==> flow/design.v <==
module ALU (
    input wire [4:0] ALUOp,
    input wire [31:0] A,
    input wire [31:0] B,
    output wire [31:0] Result,
    output wire ALUExp
);
  wire [31:0] add_sub_res;
  wire [31:0] slt_res;
  wire [31:0] sltu_res;
  wire [31:0] and_res;
  wire [31:0] nor_res;
  wire [31:0] or_res;
  wire [31:0] xor_res;
  wire [31:0] sll_res;
  wire [31:0] sr_res;
  wire [31:0] lui_res;
  wire [31:0] mul_res;   
  wire [31:0] andn_res;
  wire [31:0] orn_res;
  wire [63:0] sr64_result;
  wire [63:0] mul64_res;   
  wire [31:0] div_res;   
  wire        add_ovf;
  wire        sub_ovf;
  wire        div_exc;
  wire        add_exc;
  wire        sub_exc;
  wire [31:0] adder_a;
  wire [31:0] adder_b;
  wire        adder_cin;
  wire [31:0] adder_res;
  wire        adder_cout;
  assign adder_a = A;
  assign adder_b = (ALUOp == 5'b00001 | ALUOp == 5'b00010 | ALUOp == 5'b00011) ? ~B : B;
  assign adder_cin = (ALUOp == 5'b00001 | ALUOp == 5'b00010 | ALUOp == 5'b00011) ? 1'b1 : 1'b0;
  assign {adder_cout, adder_res} = adder_a + adder_b + adder_cin;
  assign add_sub_res = adder_res;
  assign add_exc = (adder_a[31] ~^ adder_b[31]) & (adder_a[31] ^ adder_res[31]);
  assign sub_exc = (adder_a[31] ~^ adder_b[31]) & (adder_a[31] ^ adder_res[31]);
  assign add_ovf = add_exc;
  assign sub_ovf = sub_exc;
  assign slt_res = {31'b0, ((A[31] & ~B[31]) | ((A[31] ~^ B[31]) & adder_res[31]))};
  assign sltu_res = {31'b0, ~adder_cout};
  assign and_res = A & B;
  assign or_res = A | B;
  assign andn_res = A & ~B;
  assign orn_res = A | ~B;
  assign nor_res = ~(A | B);
  assign xor_res = A ^ B;
  assign lui_res = B;
  assign sll_res = A << B[4:0];
  assign sr64_result = {{32{(ALUOp == 5'b01010) & A[31]}}, A[31:0]} >> B[4:0];
  assign sr_res = sr64_result[31:0];
  assign mul64_res = A * B;
  assign mul_res = mul64_res[31:0];
  assign div_res = (B == 32'b0) ? 32'b0 : A / B;
  assign div_exc = (B == 32'b0);
  assign Result = ({32{ALUOp == 5'b00000}}   & add_sub_res
                  |{32{ALUOp == 5'b00001}}   & add_sub_res
                  |{32{ALUOp == 5'b00010}}   & slt_res
                  |{32{ALUOp == 5'b00011}}  & sltu_res
                  |{32{ALUOp == 5'b00100}}   & and_res
                  |{32{ALUOp == 5'b00101}}   & nor_res
                  |{32{ALUOp == 5'b00110}}    & or_res
                  |{32{ALUOp == 5'b00111}}   & xor_res
                  |{32{ALUOp == 5'b01000}}   & sll_res
                  |{32{ALUOp == 5'b01001}}   & sr_res
                  |{32{ALUOp == 5'b01010}}   & sr_res
                  |{32{ALUOp == 5'b01011}}   & lui_res
                  |{32{ALUOp == 5'b01100}}  & andn_res
                  |{32{ALUOp == 5'b01101}}   & orn_res
                  |{32{ALUOp == 5'b01110}}   & mul_res
                  |{32{ALUOp == 5'b01111}}   & div_res
                  |{32{ALUOp == 5'b00000}} & 32'b0);
  assign ALUExp = ({1{ALUOp == 5'b00000}}    & add_ovf
                  |{1{ALUOp == 5'b00001}}    & sub_ovf
                  |{1{ALUOp == 5'b01111}}    & div_exc);
endmodule
module alu_unit (
    input  wire        clk,
    input  wire        rst,
    input  wire        in_valid,
    output wire        in_ready,
    input  wire [ 4:0] in_op,
    input  wire [31:0] in_a,
    input  wire [31:0] in_b,
    output reg         out_valid,
    output reg  [31:0] out_result,
    output reg         out_exc
);
  reg        v1;
  reg [ 4:0] op1;
  reg [31:0] a1;
  reg [31:0] b1;
  wire [31:0] alu_res;
  wire        alu_exc;
  assign in_ready = 1'b1;
  ALU u_alu (
      .ALUOp (op1),
      .A     (a1),
      .B     (b1),
      .Result(alu_res),
      .ALUExp(alu_exc)
  );
  always @(posedge clk) begin
    if (rst) begin
      v1        <= 1'b0;
      out_valid <= 1'b0;
    end else begin
      v1        <= in_valid;
      out_valid <= v1;
    end
    op1        <= in_op;
    a1         <= in_a;
    b1         <= in_b;
    out_result <= alu_res;
    out_exc    <= alu_exc;
  end
endmodule
# Step by step through the tools: alu_unit
# The steps from the RTL of alu_unit to its reports follow in flow order.
# Lines are those of the file above, counted from 1.
# Operators carry their Yosys type and port widths (W data, S select, Z words).
# Cell names lack the library's common part.
# A cell with - has no value.
# inputs
top_module	alu_unit
clock	clk
library	sky130hd
lib_corner	tt_025C_1v80

# Elaborated design
# Yosys after proc, flatten, opt, wreduce and memory -nomap, before mapping. Enables and synchronous resets that opt folds into registers are not counted as muxes. Memory bits, and registers merged into a memory's read port (data or address), are not among the register bits. Print and check cells are not counted. Equal cells are merged and count once.
# word_totals
wordCells	88
memories	0
latchBits	0
register_bits	104
in_bits	72
mem_bits_ro	0
clocked_rd_ports_x_width	0
ram_bits	0
output_inout_bits	35
# classes
shift	2
n_cmp	0
mul	1
n_logic	55
div_mod_pow	1
reduce_logical	2
n_addsub	2
equal	15
n_mux	3
# ops
cell	n
$div A32 B32 Y32	1
$mul A32 B32 Y32	1
$or A32 B32 Y32	17
$and A32 B32 Y32	16
$and A32 B1 Y32	2
$not A32 Y32	2
$shr A64 B5 Y32	1
$mux W32	2
$eq A5 B4 Y1 const B	8
$add A32 B32 Y33	1
$add A33 B1 Y33	1
$xor A32 B32 Y32	1
$shl A32 B5 Y32	1
$logic_not A32 Y1	1
$eq A5 B3 Y1 const B	4
$eq A5 B2 Y1 const B	2
$and A1 B1 Y1	7
$or A1 B1 Y1	5
$eq A5 B1 Y1 const B	1
$logic_not A5 Y1	1
$xnor A1 B1 Y1	2
$not A1 Y1	2
$xor A1 B1 Y1	1
$mux W1	1

# Longest topological paths
# Longest topological path by Yosys (ltp), each cell counted once; first at word level (registers and memories cut), then after technology mapping (sequential cells cut; the memories' decode and read muxes count).
# logic_depth
word_depth	23
ABC_AREA	0
depth_mapped	341
ltp_nobuf	310

# After synthesis
# Source: synth_stat.txt of the flow (Yosys; design flattened, memories mapped). It holds for the ABC_AREA given above (unset counts as 0); a run with the other value may have another netlist.
# The area totals of this step are shown rounded.
# types
cell_type	n	type_area_um2
ha_1	813	1.02E+04
fa_1	409	8.19E+03
nand2_1	930	3.49E+03
nor2_1	698	2.62E+03
xnor2_1	296	2.59E+03
inv_1	657	2.47E+03
a21oi_1	489	2.45E+03
dfxtp_1	104	2.08E+03
o21ai_0	386	1.93E+03
xor2_1	182	1.59E+03
a21o_1	176	1.32E+03
mux2_2	92	1.04E+03
o21a_1	136	1.02E+03
clkbuf_1	269	1.01E+03
nor3_1	171	855.821
mux2i_1	80	800.768
o211ai_1	103	773.242
nand3_1	138	690.662
# Not listed: further types 84, cells in them 1317.
# synth_totals
mapped_cells	7446
ff_cells	104
seq_area_um2	2082
buffers	342
mapped_area_um2	54770
# By module: a second synthesis without flattening, with its own total; a netlist apart from the flattened one above.
# unflattened
hier_cells	7432
hier_area_um2	54210
# Each row is one instance without its submodules.
# modules
mod	mod_seq_area_um2	cells	mod_area_um2	n_inst
ALU	0.0	7324	52110	1
alu_unit	2082	108	2106	1

# Worst setup path after synthesis
# Source: OpenSTA report_checks on the synthesized netlist (no wires, ideal clock, input and output delay 20% of the period each), path of least setup slack; recovery checks are left aside. Register names are those of the netlist, which keeps one name where synthesis merged equal registers.
# synth_path
path_kind	flip-flop to flip-flop
startpoint	register b1[0]
endpoint	register out_result[0]
driving_pins	310
path_delay_ns	68.064
launch_ns	0.000
path_buffers	44
slack_ns	-4.063
period_ns	64.0
arrival_ns	67.936
setup_ns	0.128
required_time_ns	63.872
period_less_setup_slack_ns	68.063
# "path_delay_ns" is the arrival time less input delay plus setup time.
# "driving_pins" counts driving pins, that of a launching flip-flop among them; a cell with two outputs on the path counts twice.
# "period_less_setup_slack_ns" is the clock period less the worst setup slack; recovery checks do not enter. This is arithmetic on one report: input and output delays are still those of the set period (20% each).
# synth_via
cell_sequence	dfxtp_1 > clkbuf_1 > inv_1 > clkbuf_1 > buf_1 > ha_1 > nor4b_1 > and3_1 > a31oi_1 > nor2_1 > ha_1 > o21a_1 > o21ai_0 > nor4_1 > mux2i_1 > ha_1 > o21ai_0 > a211oi_1 > (+274 left out) > clkbuf_1 > nand2_1 > o21ai_0 > ha_1 > a21boi_0 > o21a_1 > o21a_1 > o21a_1 > o21ai_0 > nand2b_1 > a21oi_1 > nor2b_1 > o21ai_0 > a21oi_1 > nor2_1 > o21ai_0 > a21oi_1 > o211ai_1
cone_cells	50
classes_between	2 x add/sub; 1 x mul; 1 x div; 2 x shift; 2 x mux; 41 x logic; 1 x reduce/logical
# synth_rtl
item	line	rtl
start, declared	95	reg [31:0] b1;
start, assigned	116	b1         <= in_b;
end, assigned	117	out_result <= alu_res;
end, declared	89	output reg  [31:0] out_result,
# No chain of elaborated cells between the ends is given.

# Timing after layout
# From the final timing report of run 1: the path of least setup slack in the routed layout; clock arrival at registers is part of the times.
# layout_path
path_kind	flip-flop to flip-flop
startpoint	register b1[3]
endpoint	register out_result[0]
path_buffers	49
launch_ns	0.41
arrival_ns	61.31
driving_pins	315
slack_ns	2.18
period_ns	63.2
setup_ns	0.14
required_time_ns	63.48
# layout_via
cell_sequence	dfxtp_4 > nor3_1 > buf_4 > nand4_1 > nor3_2 > nor2_1 > ha_1 > o21a_1 > o21ai_2 > nor4_4 > mux2i_1 > ha_1 > o21a_1 > o21ai_2 > a2111oi_2 > buf_4 > a21oi_1 > a31oi_1 > (+279 left out) > a21oi_2 > a211o_1 > xor2_1 > mux2_2 > ha_1 > a21oi_1 > nor2b_1 > o21ai_1 > nand2b_1 > a21oi_2 > nor2b_1 > o21ai_0 > buf_4 > o311a_1 > o21ai_0 > buf_4 > a21oi_1 > o211ai_1
cone_cells	32
classes_between	2 x add/sub; 1 x div; 2 x shift; 2 x mux; 24 x logic; 1 x reduce/logical
# layout_rtl
item	line	rtl
start, declared	95	reg [31:0] b1;
start, assigned	116	b1         <= in_b;
end, assigned	117	out_result <= alu_res;
end, declared	89	output reg  [31:0] out_result,
# No chain of elaborated cells between the ends is given.

# Module alu_unit, platform sky130hd: 4 stored runs of the flow (Yosys, OpenROAD) with differing settings, in no particular order. Input and output delays are each 20% of the period that was set; the output load is 0.01 pF.
# "period_reached_ns": clock period set for the run, less the worst setup slack. It is reckoned from that one timing run; input and output delays stay at 20% of the period that was set.
# "worst_path_allowed_less_slack_ns" is the time allowed to the run's worst setup path (the clock period less input and output delay, where it has them) less its slack. Clock arrival times count: a late capture clock shortens it, a late launch clock lengthens it.
# "power_w": no workload was simulated; the value follows from the tool's default switching activity.
# The measured numbers are rounded.
# Settings: -- = not set for that run.
# Among the results, -- means that no value is shown for the run.
run	CORE_UTILIZATION	PLACE_DENSITY	period_ns	CAP_MARGIN	CORE_MARGIN	SLEW_MARGIN	ABC_AREA	CELL_PAD_IN_SITES_DETAIL_PLACEMENT	CTS_CLUSTER_SIZE	GPL_ROUTABILITY_DRIVEN	MAX_ROUTING_LAYER	MIN_ROUTING_LAYER	SETUP_SLACK_MARGIN	TNS_END_PERCENT	CELL_PAD_IN_SITES_GLOBAL_PLACEMENT	CORE_ASPECT_RATIO	HOLD_SLACK_MARGIN	PLACE_DENSITY_LB_ADDON	power_w	dieArea_um2	final_setup_tns_ns	cell_area_final_um2	period_reached_ns	final_util_pct	worst_path_allowed_less_slack_ns	path_kind	setup_worst_slack_ns	yosys_chip_area_um2	fin_hold_ws_ns
run 1	27	0.6	63.2	20	2	20	--	--	--	--	--	--	--	--	--	--	--	--	0.003083	206500	0.000	77000	61.025	38.1	61.02	flip-flop to flip-flop	2.175	54770	0.455
run 2	62	0.6	64.0	15	8	30	0	2	42	0	met4	met2	5.0	35	--	--	--	--	--	--	--	--	--	--	--	--	--	--	--
run 3	21	0.6	64.0	40	8	30	0	2	42	0	met4	met2	5.0	--	--	--	--	--	--	--	--	--	--	--	--	--	--	--	--
run 4	51	--	97.6	25	2	0	--	0	51	--	--	met2	--	--	1	0.51	-0.08	0.11	--	--	--	--	--	--	--	--	--	--	--
# Run 2: not finished: placement ended with error DPL-0033
# Run 3: not finished: routing ended with error GRT-0116
# Run 4: not finished: routing ended with error GRT-0116
